==> flow/design.v <==
module full_adder 
#(
    parameter DATA_WIDTH = 2
) 
(
    input  logic [DATA_WIDTH - 1:0] i_input1,
    input  logic [DATA_WIDTH - 1:0] i_input2,
    input  logic                    i_cin,
    output logic [DATA_WIDTH - 1:0] o_sum,
    output logic                    o_cout
);
    assign {o_cout, o_sum} = i_input1 + i_input2 + {1'b0, i_cin};
endmodule
module counter 
(
    input logic i_clk,
    input logic i_arstn,
    input logic i_valid,
    output logic [3:0] o_count
);
    always_ff @(posedge i_clk, negedge i_arstn) begin
        if (~ i_arstn) 
            o_count <= '0;
        else if (o_count == 4'd12)
            o_count <= '0;
        else if (i_valid)
            o_count <= o_count + 4'b1;
    end
endmodule
module i2b
(
    input  logic       i_clk,
    input  logic       i_arstn,
    input  logic       i_valid,
    input  logic       i_a,
    input  logic       i_b,
    output logic [1:0] o_sum,
    output logic       o_a,
    output logic       o_b
);
    logic s_a_ff1;
    logic s_a_ff2;
    logic s_b_ff1;
    logic s_b_ff2;
    logic s_A0;
    logic s_A1;
    logic s_B0;
    logic s_B1;
    logic s_carry_out;
    logic s_carry_in;
    assign s_A0 = s_a_ff1 & s_b_ff2;
    assign s_A1 = i_a     & s_b_ff2;
    assign s_B0 = s_a_ff2 & s_b_ff1;
    assign s_B1 = s_a_ff1 & s_b_ff1;
    always_ff @(posedge i_clk, negedge i_arstn) begin
        if (~ i_arstn) begin
            s_a_ff1    <= 1'b0;
            s_a_ff2    <= 1'b0;
            s_b_ff1    <= 1'b0;
            s_b_ff2    <= 1'b0;
            s_carry_in <= 1'b0;
        end
        else if (i_valid) begin
            s_a_ff1    <= i_a;
            s_a_ff2    <= s_a_ff1;
            s_b_ff1    <= i_b;
            s_b_ff2    <= s_b_ff1;
            s_carry_in <= s_carry_out;
        end
    end
    full_adder FA1 (
        .i_input1 ( {s_A1, s_A0} ),
        .i_input2 ( {s_B1, s_B0} ),
        .i_cin    ( s_carry_in   ),
        .o_sum    ( o_sum        ),
        .o_cout   ( s_carry_out  )
    );
    assign o_a = s_a_ff2;
    assign o_b = s_b_ff2;
endmodule
module t2b
(
    input  logic        i_clk,
    input  logic        i_arstn,
    input  logic        i_valid,
    input  logic        i_a,
    input  logic        i_b,
    output logic [1:0] o_sum,
    output logic       o_b
);
    logic s_a_ff1;
    logic s_b_ff1;
    logic s_A0;
    logic s_A1;
    logic s_B0;
    logic s_B1;
    logic s_carry_out;
    logic s_carry_in;
    assign s_A0 = s_a_ff1 & s_b_ff1;
    assign s_A1 = i_a     & s_b_ff1;
    assign s_B0 = 1'b0;
    assign s_B1 = s_a_ff1 & i_b;
    always_ff @(posedge i_clk, negedge i_arstn) begin
        if (~ i_arstn) begin
            s_a_ff1    <= 1'b0;
            s_b_ff1    <= 1'b0;
            s_carry_in <= 1'b0;
        end
        else if (i_valid) begin
            s_a_ff1    <= i_a;
            s_b_ff1    <= i_b;
            s_carry_in <= s_carry_out;
        end
    end
    full_adder FA0 (
        .i_input1 ( {s_A1, s_A0} ),
        .i_input2 ( {s_B1, s_B0} ),
        .i_cin    ( s_carry_in   ),
        .o_sum    ( o_sum        ),
        .o_cout   ( s_carry_out  )
    );
    assign o_b = s_b_ff1;
endmodule
module serial_mul
#(
    parameter DATA_WIDTH = 8    
)
(
    input  logic       i_clk,
    input  logic       i_arstn,
    input  logic       i_valid,
    input  logic       i_a,
    input  logic       i_b,
    output logic [1:0] o_product
);
    localparam N_OF_I2B = 1 + (DATA_WIDTH - 4)/2;  
    localparam N_OF_2FA = N_OF_I2B;                
    logic [1:0] s_i2b_sum [N_OF_I2B - 1:0];
    logic [1:0] s_t2b_sum;
    logic s_a [N_OF_I2B - 1:0];
    logic s_b [N_OF_I2B - 1:0];
    logic unused_s_b_i2b_out;
    logic [N_OF_2FA - 1:0] s_carry_in;
    logic [N_OF_2FA - 1:0] s_carry_out;
    logic [1:0] s_adder_sum_0;
    logic [1:0] s_adder_sum_1;
    logic [1:0] s_adder_sum_2;
    i2b I2B0 (
        .i_clk   ( i_clk              ),
        .i_arstn ( i_arstn            ),
        .i_valid ( i_valid            ),
        .i_a     ( i_a                ),
        .i_b     ( s_b[0]             ),
        .o_sum   ( s_i2b_sum[0]       ),
        .o_a     ( s_a[0]             ),
        .o_b     ( unused_s_b_i2b_out )
    );
    genvar i;
    generate
        for (i = 0; i < N_OF_I2B - 1; i++) begin : i2b_multipier
            i2b I2B_MODULE (
                .i_clk   ( i_clk            ),
                .i_arstn ( i_arstn          ),
                .i_valid ( i_valid          ),
                .i_a     ( s_a[i]           ),
                .i_b     ( s_b[i + 1]       ),
                .o_sum   ( s_i2b_sum[i + 1] ),
                .o_a     ( s_a[i + 1]       ),
                .o_b     ( s_b[i]           )
            );
        end
    endgenerate
    t2b T2B0 (
        .i_clk   ( i_clk             ),
        .i_arstn ( i_arstn           ),
        .i_valid ( i_valid           ),
        .i_a     ( s_a[N_OF_I2B - 1] ),
        .i_b     ( i_b               ),
        .o_sum   ( s_t2b_sum         ),
        .o_b     ( s_b[N_OF_I2B - 1] )
    );
    full_adder FA0_0 (
        .i_input1 ( s_i2b_sum[0]   ),
        .i_input2 ( s_i2b_sum[1]   ),
        .i_cin    ( s_carry_in[0]  ),
        .o_sum    ( s_adder_sum_0  ),
        .o_cout   ( s_carry_out[0] )
    );
    full_adder FA0_3 (
        .i_input1 ( s_i2b_sum[2]   ),
        .i_input2 ( s_t2b_sum      ),
        .i_cin    ( s_carry_in[1]  ),
        .o_sum    ( s_adder_sum_1  ),
        .o_cout   ( s_carry_out[1] )
    );
    full_adder FA1_0 (
        .i_input1 ( s_adder_sum_0  ),
        .i_input2 ( s_adder_sum_1  ),
        .i_cin    ( s_carry_in[2]  ),
        .o_sum    ( s_adder_sum_2  ),
        .o_cout   ( s_carry_out[2] )
    );
    always_ff @( posedge i_clk, negedge i_arstn ) begin
        if ( ~ i_arstn ) 
            s_carry_in <= '0;
        else if (i_valid) 
            s_carry_in <= s_carry_out;
    end
    assign o_product = s_adder_sum_2;
endmodule
module conv_top
#(
    parameter DATA_WIDTH  = 8,
    parameter KERNEL_SIZE = 25
)
(
    input  logic                     i_clk,
    input  logic                     i_arstn,
	input  logic                     i_arstn_perf,
	input  logic                     i_enable_count2,
    input  logic                     i_ready,
    input  logic                     i_valid,
    input  logic [KERNEL_SIZE - 1:0] i_bit_X,
    input  logic [KERNEL_SIZE - 1:0] i_bit_K,
    output logic [              1:0] o_conv,
    output logic                     o_ready,
    output logic                     o_valid,
	output logic [             31:0] o_perf_cycle_count,
	output logic [             31:0] o_perf_cycle_count2
);
    logic [3:0] s_count;
    logic s_valid_data_in;
    logic s_valid_data_out;
	logic [KERNEL_SIZE - 1:0] s_bit_X_delayed;
	logic [KERNEL_SIZE - 1:0] s_bit_K_delayed;
    logic [1:0] s_product [KERNEL_SIZE - 1:0];
    localparam N_OF_2FA = KERNEL_SIZE - 1;
    logic [N_OF_2FA - 1:0] s_carry_in;
    logic [N_OF_2FA - 1:0] s_carry_out;
    always_ff @(posedge i_clk, negedge i_arstn) begin
        if (~ i_arstn) begin
            s_bit_X_delayed <= '0;
            s_bit_K_delayed <= '0;
        end
        else if (s_valid_data_in) begin
            s_bit_X_delayed <= i_bit_X;
            s_bit_K_delayed <= i_bit_K;
        end
    end
    genvar i;
    generate
        for (i = 0; i < KERNEL_SIZE; i++) begin : serial_multipier
            serial_mul #(
                .DATA_WIDTH ( DATA_WIDTH )
            ) S_MUL0 (
                .i_clk     ( i_clk              ),
                .i_arstn   ( i_arstn            ),
                .i_valid   ( s_valid_data_in    ),
                .i_a       ( s_bit_X_delayed[i] ),
                .i_b       ( s_bit_K_delayed[i] ),
                .o_product ( s_product[i]       )
            );
        end
    endgenerate
    counter COUNT0 (
        .i_clk   ( i_clk           ),
        .i_arstn ( i_arstn         ),
        .i_valid ( s_valid_data_in ),
        .o_count ( s_count         )
    );
	assign s_valid_data_out = (s_count >= 4'd5) & (s_count <= 4'd12);
	always_ff @(posedge i_clk, negedge i_arstn_perf) begin
	    if (~ i_arstn_perf)
		    o_perf_cycle_count <= 32'b0;
		else if (s_valid_data_in)
		    o_perf_cycle_count <= o_perf_cycle_count + 32'b1;
	end
	always_ff @(posedge i_clk, negedge i_arstn_perf) begin
	     if (~ i_arstn_perf)
		    o_perf_cycle_count2 <= 32'b0;
		else if (i_enable_count2)
		    o_perf_cycle_count2 <= o_perf_cycle_count2 + 32'b1;
	end
    logic [1:0] s_sum_0;
    logic [1:0] s_sum_1;
    logic [1:0] s_sum_2;
    logic [1:0] s_sum_3;
    logic [1:0] s_sum_4;
    logic [1:0] s_sum_5;
    logic [1:0] s_sum_6;
    logic [1:0] s_sum_7;
    logic [1:0] s_sum_8;
    logic [1:0] s_sum_9;
    logic [1:0] s_sum_10;
    logic [1:0] s_sum_11;
    logic [1:0] s_sum_12;
    logic [1:0] s_sum_13;
    logic [1:0] s_sum_14;
    logic [1:0] s_sum_15;
    logic [1:0] s_sum_16;
    logic [1:0] s_sum_17;
    logic [1:0] s_sum_18;
    logic [1:0] s_sum_19;
    logic [1:0] s_sum_20;
    logic [1:0] s_sum_21;
    logic [1:0] s_sum_22;
    logic [1:0] s_sum_23;
    full_adder FA0_0 (
        .i_input1 ( s_product[0]    ),
        .i_input2 ( s_product[1]    ),
        .i_cin    ( s_carry_in[0]   ),
        .o_sum    ( s_sum_0         ),
        .o_cout   ( s_carry_out[0]  )
    );
    full_adder FA0_1 (
        .i_input1 ( s_product[2]    ),
        .i_input2 ( s_product[3]    ),
        .i_cin    ( s_carry_in[1]   ),
        .o_sum    ( s_sum_1         ),
        .o_cout   ( s_carry_out[1]  )
    );
    full_adder FA0_2 (
        .i_input1 ( s_product[4]    ),
        .i_input2 ( s_product[5]    ),
        .i_cin    ( s_carry_in[2]   ),
        .o_sum    ( s_sum_2         ),
        .o_cout   ( s_carry_out[2]  )
    );
    full_adder FA0_3 (
        .i_input1 ( s_product[6]    ),
        .i_input2 ( s_product[7]    ),
        .i_cin    ( s_carry_in[3]   ),
        .o_sum    ( s_sum_3         ),
        .o_cout   ( s_carry_out[3]  )
    );
    full_adder FA0_4 (
        .i_input1 ( s_product[8]    ),
        .i_input2 ( s_product[9]    ),
        .i_cin    ( s_carry_in[4]   ),
        .o_sum    ( s_sum_4         ),
        .o_cout   ( s_carry_out[4]  )
    );
    full_adder FA0_5 (
        .i_input1 ( s_product[10]   ),
        .i_input2 ( s_product[11]   ),
        .i_cin    ( s_carry_in[5]   ),
        .o_sum    ( s_sum_5         ),
        .o_cout   ( s_carry_out[5]  )
    );
    full_adder FA0_6 (
        .i_input1 ( s_product[12]   ),
        .i_input2 ( s_product[13]   ),
        .i_cin    ( s_carry_in[6]   ),
        .o_sum    ( s_sum_6         ),
        .o_cout   ( s_carry_out[6]  )
    );
    full_adder FA0_7 (
        .i_input1 ( s_product[14]   ),
        .i_input2 ( s_product[15]   ),
        .i_cin    ( s_carry_in[7]   ),
        .o_sum    ( s_sum_7         ),
        .o_cout   ( s_carry_out[7]  )
    );
    full_adder FA0_8 (
        .i_input1 ( s_product[16]   ),
        .i_input2 ( s_product[17]   ),
        .i_cin    ( s_carry_in[8]   ),
        .o_sum    ( s_sum_8         ),
        .o_cout   ( s_carry_out[8]  )
    );
    full_adder FA0_9 (
        .i_input1 ( s_product[18]   ),
        .i_input2 ( s_product[19]   ),
        .i_cin    ( s_carry_in[9]   ),
        .o_sum    ( s_sum_9         ),
        .o_cout   ( s_carry_out[9]  )
    );
    full_adder FA0_10 (
        .i_input1 ( s_product[20]   ),
        .i_input2 ( s_product[21]   ),
        .i_cin    ( s_carry_in[10]  ),
        .o_sum    ( s_sum_10        ),
        .o_cout   ( s_carry_out[10] )
    );
    full_adder FA0_11 (
        .i_input1 ( s_product[22]   ),
        .i_input2 ( s_product[23]   ),
        .i_cin    ( s_carry_in[11]  ),
        .o_sum    ( s_sum_11        ),
        .o_cout   ( s_carry_out[11] )
    );
    logic [1:0] s_last;
    assign s_last = s_product[24];  
    full_adder FA1_0 (
        .i_input1 ( s_sum_0         ),
        .i_input2 ( s_sum_1         ),
        .i_cin    ( s_carry_in[12]  ),
        .o_sum    ( s_sum_12        ),
        .o_cout   ( s_carry_out[12] )
    );
    full_adder FA1_1 (
        .i_input1 ( s_sum_2         ),
        .i_input2 ( s_sum_3         ),
        .i_cin    ( s_carry_in[13]  ),
        .o_sum    ( s_sum_13        ),
        .o_cout   ( s_carry_out[13] )
    );
    full_adder FA1_2 (
        .i_input1 ( s_sum_4         ),
        .i_input2 ( s_sum_5         ),
        .i_cin    ( s_carry_in[14]  ),
        .o_sum    ( s_sum_14        ),
        .o_cout   ( s_carry_out[14] )
    );
    full_adder FA1_3 (
        .i_input1 ( s_sum_6         ),
        .i_input2 ( s_sum_7         ),
        .i_cin    ( s_carry_in[15]  ),
        .o_sum    ( s_sum_15        ),
        .o_cout   ( s_carry_out[15] )
    );
    full_adder FA1_4 (
        .i_input1 ( s_sum_8         ),
        .i_input2 ( s_sum_9         ),
        .i_cin    ( s_carry_in[16]  ),
        .o_sum    ( s_sum_16        ),
        .o_cout   ( s_carry_out[16] )
    );
    full_adder FA1_5 (
        .i_input1 ( s_sum_10        ),
        .i_input2 ( s_sum_11        ),
        .i_cin    ( s_carry_in[17]  ),
        .o_sum    ( s_sum_17        ),
        .o_cout   ( s_carry_out[17] )
    );
    full_adder FA2_0 (
        .i_input1 ( s_sum_12        ),
        .i_input2 ( s_sum_13        ),
        .i_cin    ( s_carry_in[18]  ),
        .o_sum    ( s_sum_18        ),
        .o_cout   ( s_carry_out[18] )
    );
    full_adder FA2_1 (
        .i_input1 ( s_sum_14        ),
        .i_input2 ( s_sum_15        ),
        .i_cin    ( s_carry_in[19]  ),
        .o_sum    ( s_sum_19        ),
        .o_cout   ( s_carry_out[19] )
    );
    full_adder FA2_2 (
        .i_input1 ( s_sum_16        ),
        .i_input2 ( s_sum_17        ),
        .i_cin    ( s_carry_in[20]  ),
        .o_sum    ( s_sum_20        ),
        .o_cout   ( s_carry_out[20] )
    );
    full_adder FA3_0 (
        .i_input1 ( s_sum_18        ),
        .i_input2 ( s_sum_19        ),
        .i_cin    ( s_carry_in[21]  ),
        .o_sum    ( s_sum_21        ),
        .o_cout   ( s_carry_out[21] )
    );
    full_adder FA3_1 (
        .i_input1 ( s_sum_20        ),
        .i_input2 ( s_last          ),  
        .i_cin    ( s_carry_in[22]  ),
        .o_sum    ( s_sum_22        ),
        .o_cout   ( s_carry_out[22] )
    );
    full_adder FA4_0 (
        .i_input1 ( s_sum_21        ),
        .i_input2 ( s_sum_22        ),
        .i_cin    ( s_carry_in[23]  ),
        .o_sum    ( s_sum_23        ),  
        .o_cout   ( s_carry_out[23] )
    );
    assign o_conv = s_sum_23;
    always_ff @( posedge i_clk, negedge i_arstn ) begin
        if ( ~ i_arstn ) 
            s_carry_in <= '0;
        else if (s_valid_data_in) 
            s_carry_in <= s_carry_out;
    end
    typedef enum logic [2:0] {
        IDLE      = 3'd0,
        READ      = 3'd1,
        WAIT_RES  = 3'd2,
        READ_DONE = 3'd3,
        WRITE     = 3'd4,
        WRITE_DONE = 3'd5
    } state_t;
    state_t PS;
    state_t NS;
    always_ff @(posedge i_clk, negedge i_arstn) begin
        if (~ i_arstn)
            PS <= IDLE;
        else
            PS <= NS;
    end
    always_comb begin
        NS = PS;
        case (PS)
            IDLE: 
				if (i_valid) 
				    NS = READ;
            READ:   NS = WAIT_RES;
            WAIT_RES: 
				if (s_valid_data_out)
				    NS = WRITE;
                else
					NS = READ_DONE;
            READ_DONE: 
				if (~ i_valid)
				     NS = IDLE;
            WRITE:
				if (~ i_ready)
				    NS = WRITE_DONE;
            WRITE_DONE: 
				if (i_ready)
				    NS = IDLE;
            default: 
				    NS = PS;
        endcase
    end
    always_comb begin
        s_valid_data_in = 1'b0;
        o_ready         = 1'b0;
        o_valid         = 1'b0;
        case (PS)
            IDLE : o_ready         = 1'b1;
            READ : s_valid_data_in = 1'b1; 
            WRITE: o_valid         = 1'b1;
            default: begin
                s_valid_data_in = 1'b0;
                o_ready         = 1'b0;
                o_valid         = 1'b0;
            end
        endcase
    end
endmodule
Step by step through the tools: conv_top
What the tools print for conv_top, step after step.
Line numbers count from 1 in the design file above.
Operators: Yosys type, input widths -> output width; for muxes data width and select width s.
Cell names lack the library's common part.
A cell with -- has no value.
- top module: conv_top
- clock port: i_clk
- cell library: sky130hd
- corner: tt_025C_1v80

After elaboration
Counts by Yosys on the flattened word-level netlist (proc, flatten, opt, wreduce). Print and check cells are left out. Cells with the same type and inputs are merged into one.
- register bits after elaboration: 670
- bits in latches: 0
- bits in writable memories: 0
- ROM bits: 0
- clocked read ports x word width at 0
- memory cells at 0
- noted bits of input ports: 56
- noted cells after elaboration: 1286
- add/subtract/negate cells: 401
- noted $mul: 0
- divide/modulo/power cells at 0
- noted order comparisons: 2
- equal/unequal tests: 10
- shifts and indexed selects at 0
- multiplexer cells at 11
- bitwise gates (word level): 376
- reduce/logical cells at 4
- operators with widths (kind ; count):
    $add 2x2->3 ; 199
    $add 3x1->3 ; 199
    $and 1x1->1 ; 376
    $add 32x1->32 const B ; 2
    $pmux 3 s6 ; 1
    $mux 3 ; 5
    $ne 2x2->1 const B ; 4
    $mux 4 ; 2
    $eq 3x2->1 const B ; 2
    $eq 3x3->1 const B ; 2
    $reduce_bool 6->1 ; 1
    $reduce_and 5->1 ; 1
    $add 4x1->4 const B ; 1
    $ge 4x3->1 const B ; 1
    $le 4x4->1 const B ; 1
    $eq 4x4->1 const B ; 1
    $eq 3x1->1 const B ; 1
    $logic_not 3->1 ; 1
    $mux 1 ; 3
    $reduce_bool 2->1 ; 1

Longest topological paths
Yosys ltp: most cells in a row. Word level: on the elaborated netlist, between registers, memories and ports. Mapped: between sequential cells and ports; inverters and the memories' decode and read muxes count.
- word-level depth at 17
- noted ABC_AREA: 0
- noted depth in mapped cells: 17
- mapped depth without buffers: 17

Mapped cells and area
Yosys stat after the flow's synthesis: flattened, memories mapped to cells. It holds for the ABC_AREA given above (unset counts as 0); a run with the other value may have another netlist.
The area totals of this step are shown rounded.
- mapped cells: 2646
- chip area (Yosys): 0.0361 mm²
- sequential part of the area at 0.0168 mm²
- flip-flop cells at 673
- cell types (type ; count):
    dfrtp_1 ; 672
    fa_1 ; 373
    mux2_2 ; 525
    and2_1 ; 324
    inv_1 ; 239
    nand2_1 ; 156
    xnor2_1 ; 54
    o21ai_0 ; 78
    ha_1 ; 31
    buf_2 ; 60
    nand4_1 ; 24
    nand3_1 ; 25
    nor4_4 ; 4
    xor2_1 ; 9
    and3_1 ; 11
    clkbuf_1 ; 17
    nor2_1 ; 17
    nor3_1 ; 6
Other cell types: 14; their cells: 21.
By module: a second synthesis without flattening, with its own total; a netlist apart from the flattened one above.
- noted cells (unflattened synthesis): 3877
- noted area (unflattened synthesis): 0.0415 mm²
Rows give one instance, submodules left out.
- modules (module ; instances ; cells ; area (mm²) ; seq. area (mm²)):
    i2b ; 75 ; 14 ; 0.000206 ; 0.000125
    full_adder ; 199 ; 10 ; 0.0000701 ; 0
    conv_top ; 1 ; 419 ; 0.00582 ; 0.0036
    t2b ; 25 ; 10 ; 0.000131 ; 0.0000751
    serial_mul (DATA_WIDTH=8) ; 25 ; 6 ; 0.000109 ; 0.0000751
    counter ; 1 ; 18 ; 0.000214 ; 0.0001

Worst setup path after synthesis
Path of least setup slack by OpenSTA after synthesis, without wires, with an ideal clock, recovery checks aside; 20% of the period is set as input and as output delay. Where synthesis merged equal registers, the netlist keeps one of their names.
- kind: register to output
- start: register serial_multipier[20].S_MUL0.i2b_multipier[1].I2B_MODULE.s_b_ff2
- end: output port o_conv[1]
- period at 12000 ps
- data arrival time: 5240 ps
- slack: 4360 ps
- path delay: 5240 ps
- stages on the path: 17
- path buffers at 0
- synthesis period reached: 7640 ps
"path delay" = arrival - input delay + setup time.
At an output port there is no setup time.
"stages on the path" counts driving pins, that of a launching flip-flop among them; a cell with two outputs on the path counts twice.
"synthesis period reached" is the clock period less the worst setup slack; recovery checks do not enter. This is arithmetic on one report: input and output delays are still those of the set period (20% each).
The rows between start and end are the longest chain of elaborated cells between them; the timing report does not say that the signal goes this way. Where chains are equally long, one stands for them.
Each line given opens the expression or statement behind the cell; cells for indexed reads and writes are added by Yosys, which also makes memories of some case tables.
- path through: dfrtp_1 > and2_1 > fa_1 > fa_1 > inv_1 > fa_1 > inv_1 > fa_1 > inv_1 > fa_1 > inv_1 > fa_1 > fa_1 > inv_1 > fa_1 > inv_1 > fa_1
- cells in the longest elaborated chain: 17
- elaborated cells on any way between the ends at 18
- source lines of those cells: 3
- classes of those cells: 16 x add/sub; 2 x logic
- ends and longest elaborated chain, post-synthesis (element ; line ; text):
    start: declaration ; 44 ; logic s_b_ff2;
    start: assignment ; 60 ; s_b_ff2    <= 1'b0;
    start: assignment ; 67 ; s_b_ff2    <= s_b_ff1;
    $and 1x1->1 ; 51 ; assign s_A0 = s_a_ff1 & s_b_ff2;
    $add 2x2->3 ; 12 ; assign {o_cout, o_sum} = i_input1 + i_input2 + {1'b0, i_cin};
    $add 3x1->3 ; 12 ;
    $add 2x2->3 ; 12 ;
    $add 3x1->3 ; 12 ;
    $add 2x2->3 ; 12 ;
    $add 3x1->3 ; 12 ;
    [3 not listed] ; -- ;
    $add 3x1->3 ; 12 ;
    $add 2x2->3 ; 12 ;
    $add 3x1->3 ; 12 ;
    $add 2x2->3 ; 12 ;
    $add 3x1->3 ; 12 ;
    $add 2x2->3 ; 12 ;
    $add 3x1->3 ; 12 ;
    end: declaration ; 225 ; output logic [              1:0] o_conv,

Timing after layout
From the final timing report of run A: the path of least setup slack in the routed layout; clock arrival at registers is part of the times.
The path's times are printed in steps of 10 ps; the period is the one set.
- kind: register to output
- start: register serial_multipier[16].S_MUL0.i2b_multipier[1].I2B_MODULE.s_a_ff1
- end: output port o_conv[1]
- period at 9100 ps
- data arrival time: 6630 ps
- slack: 650 ps
- stages on the path: 14
- path buffers at 1
The rows between start and end are the longest chain of elaborated cells between them; the timing report does not say that the signal goes this way. Where chains are equally long, one stands for them.
- path through: dfrtp_1 > and2_1 > fa_1 > fa_1 > fa_1 > fa_1 > fa_1 > fa_1 > fa_1 > inv_1 > fa_1 > inv_1 > fa_1 > clkdlybuf4s50_1
- cells in the longest elaborated chain: 17
- elaborated cells on any way between the ends at 18
- source lines of those cells: 3
- classes of those cells: 16 x add/sub; 2 x logic
- ends and longest elaborated chain, post-layout (element ; line ; text):
    start: declaration ; 41 ; logic s_a_ff1;
    start: assignment ; 57 ; s_a_ff1    <= 1'b0;
    start: assignment ; 64 ; s_a_ff1    <= i_a;
    $and 1x1->1 ; 51 ; assign s_A0 = s_a_ff1 & s_b_ff2;
    $add 2x2->3 ; 12 ; assign {o_cout, o_sum} = i_input1 + i_input2 + {1'b0, i_cin};
    $add 3x1->3 ; 12 ;
    $add 2x2->3 ; 12 ;
    $add 3x1->3 ; 12 ;
    $add 2x2->3 ; 12 ;
    $add 3x1->3 ; 12 ;
    [3 not listed] ; -- ;
    $add 3x1->3 ; 12 ;
    $add 2x2->3 ; 12 ;
    $add 3x1->3 ; 12 ;
    $add 2x2->3 ; 12 ;
    $add 3x1->3 ; 12 ;
    $add 2x2->3 ; 12 ;
    $add 3x1->3 ; 12 ;
    end: declaration ; 225 ; output logic [              1:0] o_conv,

7 stored runs of conv_top in the flow (synthesis by Yosys, layout by OpenROAD, sky130hd cells), in arbitrary order. Constraints: input delay and output delay 20% of the set period each, output load 0.01 pF.
By "reached clock period" is meant the clock period of the run minus its worst setup slack. This is arithmetic on one report: input and output delays are still those of the set period (20% each).
"time on the worst setup path": the worst setup path's part of the clock period (all of it between registers, 20% less for each end at a port) less its slack. A launch clock that arrives late makes it longer, a capture clock that arrives late makes it shorter.
"total power after layout" is the tool's figure for a default switching activity; nothing was simulated.
"time on the worst setup path" is given in steps of 10 ps.
The results are shown rounded.

Run A
Settings were CORE_UTILIZATION = 40; period_ns = 9.1; CAP_MARGIN = 20; CORE_MARGIN = 2; SLEW_MARGIN = 20
- area of the synthesized netlist at 0.0361 mm²
- die area: 0.0927 mm²
- standard-cell area of the final layout: 0.0411 mm²
- utilization in the final report: 45.9%
- worst setup slack after layout: 645 ps
- setup TNS at 0 ps
- noted the worst hold slack: 468 ps
- total power after layout at 15.1 mW
- reached clock period: 8455 ps
- time on the worst setup path: 6630 ps
- worst path kind: register to output

Run B
Settings were ABC_AREA = 1; CAP_MARGIN = 35; CORE_MARGIN = 10; CORE_UTILIZATION = 40; CTS_CLUSTER_DIAMETER = 73; CTS_CLUSTER_SIZE = 80; GPL_ROUTABILITY_DRIVEN = 0; GPL_TIMING_DRIVEN = 0; MAX_ROUTING_LAYER = met5; TNS_END_PERCENT = 95; period_ns = 13.1; SLEW_MARGIN = 20
- area of the synthesized netlist at 0.0373 mm²
- die area: 0.106 mm²
- standard-cell area of the final layout: 0.0421 mm²
- utilization in the final report: 45.7%
- worst setup slack after layout: 3720 ps
- setup TNS at 0 ps
- noted the worst hold slack: 415 ps
- total power after layout at 10.2 mW
- reached clock period: 9385 ps
- time on the worst setup path: 6760 ps
- worst path kind: register to output

Run C
Settings were ABC_AREA = 1; CAP_MARGIN = 10; CORE_UTILIZATION = 40; CTS_CLUSTER_DIAMETER = 369; CTS_CLUSTER_SIZE = 26; GPL_TIMING_DRIVEN = 0; HOLD_SLACK_MARGIN = -0.1; MAX_ROUTING_LAYER = met4; period_ns = 12.0; CORE_MARGIN = 2; SLEW_MARGIN = 20
- area of the synthesized netlist at 0.0373 mm²
- die area: 0.0957 mm²
- standard-cell area of the final layout: 0.0411 mm²
- utilization in the final report: 44.2%
- worst setup slack after layout: 2780 ps
- setup TNS at 0 ps
- noted the worst hold slack: 403 ps
- total power after layout at 10.4 mW
- reached clock period: 9222 ps
- time on the worst setup path: 6820 ps
- worst path kind: register to output

Run D
Settings were CAP_MARGIN = 40; CELL_PAD_IN_SITES_DETAIL_PLACEMENT = 2; CORE_ASPECT_RATIO = 0.98; CORE_MARGIN = 10; CORE_UTILIZATION = 44; CTS_CLUSTER_DIAMETER = 290; CTS_CLUSTER_SIZE = 29; GPL_ROUTABILITY_DRIVEN = 0; GPL_TIMING_DRIVEN = 0; HOLD_SLACK_MARGIN = 0.27; MAX_ROUTING_LAYER = met4; MIN_ROUTING_LAYER = met2; PLACE_DENSITY = 0.58; SETUP_SLACK_MARGIN = -0.16; SLEW_MARGIN = 35; TNS_END_PERCENT = 90; period_ns = 8.83
- area of the synthesized netlist at 0.0361 mm²
- die area: 0.0939 mm²
- standard-cell area of the final layout: 0.0397 mm²
- utilization in the final report: 49.1%
- worst setup slack after layout: 420 ps
- setup TNS at 0 ps
- noted the worst hold slack: 398 ps
- total power after layout at 15.0 mW
- reached clock period: 8410 ps
- time on the worst setup path: 6640 ps
- worst path kind: register to output

Run E
Settings were CORE_MARGIN = 8; CORE_UTILIZATION = 29; CTS_CLUSTER_DIAMETER = 69; CTS_CLUSTER_SIZE = 52; MAX_ROUTING_LAYER = met5; SETUP_SLACK_MARGIN = 3.11; period_ns = 12.2; CAP_MARGIN = 20; SLEW_MARGIN = 20
- area of the synthesized netlist at 0.0361 mm²
- die area: 0.136 mm²
- standard-cell area of the final layout: 0.0411 mm²
- utilization in the final report: 33.2%
- worst setup slack after layout: 3390 ps
- setup TNS at 0 ps
- noted the worst hold slack: 474 ps
- total power after layout at 10.9 mW
- reached clock period: 8811 ps
- time on the worst setup path: 6370 ps
- worst path kind: register to output

Run F
Settings were CAP_MARGIN = 0; CELL_PAD_IN_SITES_DETAIL_PLACEMENT = 0; CORE_ASPECT_RATIO = 0.98; CORE_MARGIN = 10; CORE_UTILIZATION = 17; CTS_CLUSTER_DIAMETER = 290; CTS_CLUSTER_SIZE = 29; GPL_ROUTABILITY_DRIVEN = 1; GPL_TIMING_DRIVEN = 0; HOLD_SLACK_MARGIN = 0.27; MAX_ROUTING_LAYER = met4; MIN_ROUTING_LAYER = met2; PLACE_DENSITY = 0.58; SETUP_SLACK_MARGIN = -0.16; SLEW_MARGIN = 5; TNS_END_PERCENT = 90; period_ns = 8.83
- area of the synthesized netlist at 0.0361 mm²
- die area: 0.231 mm²
- standard-cell area of the final layout: 0.0418 mm²
- utilization in the final report: 19.8%
- worst setup slack after layout: 144 ps
- setup TNS at 0 ps
- noted the worst hold slack: 389 ps
- total power after layout at 14.1 mW
- reached clock period: 8686 ps
- time on the worst setup path: 6920 ps
- worst path kind: register to output

Run G
Settings were CELL_PAD_IN_SITES_DETAIL_PLACEMENT = 2; CORE_MARGIN = 3; CORE_UTILIZATION = 44; CTS_CLUSTER_DIAMETER = 259; CTS_CLUSTER_SIZE = 75; GPL_ROUTABILITY_DRIVEN = 0; MAX_ROUTING_LAYER = met4; MIN_ROUTING_LAYER = met2; PLACE_DENSITY = 0.58; SETUP_SLACK_MARGIN = -0.16; SLEW_MARGIN = 30; TNS_END_PERCENT = 90; period_ns = 7.24; CAP_MARGIN = 20
- area of the synthesized netlist at 0.0361 mm²
- die area: 0.0855 mm²
- standard-cell area of the final layout: 0.0411 mm²
- utilization in the final report: 50.8%
- worst setup slack after layout: -551 ps
- setup TNS at -690 ps
- noted the worst hold slack: 492 ps
- total power after layout at 19.9 mW
- reached clock period: 7791 ps
- time on the worst setup path: 6340 ps
- worst path kind: register to output
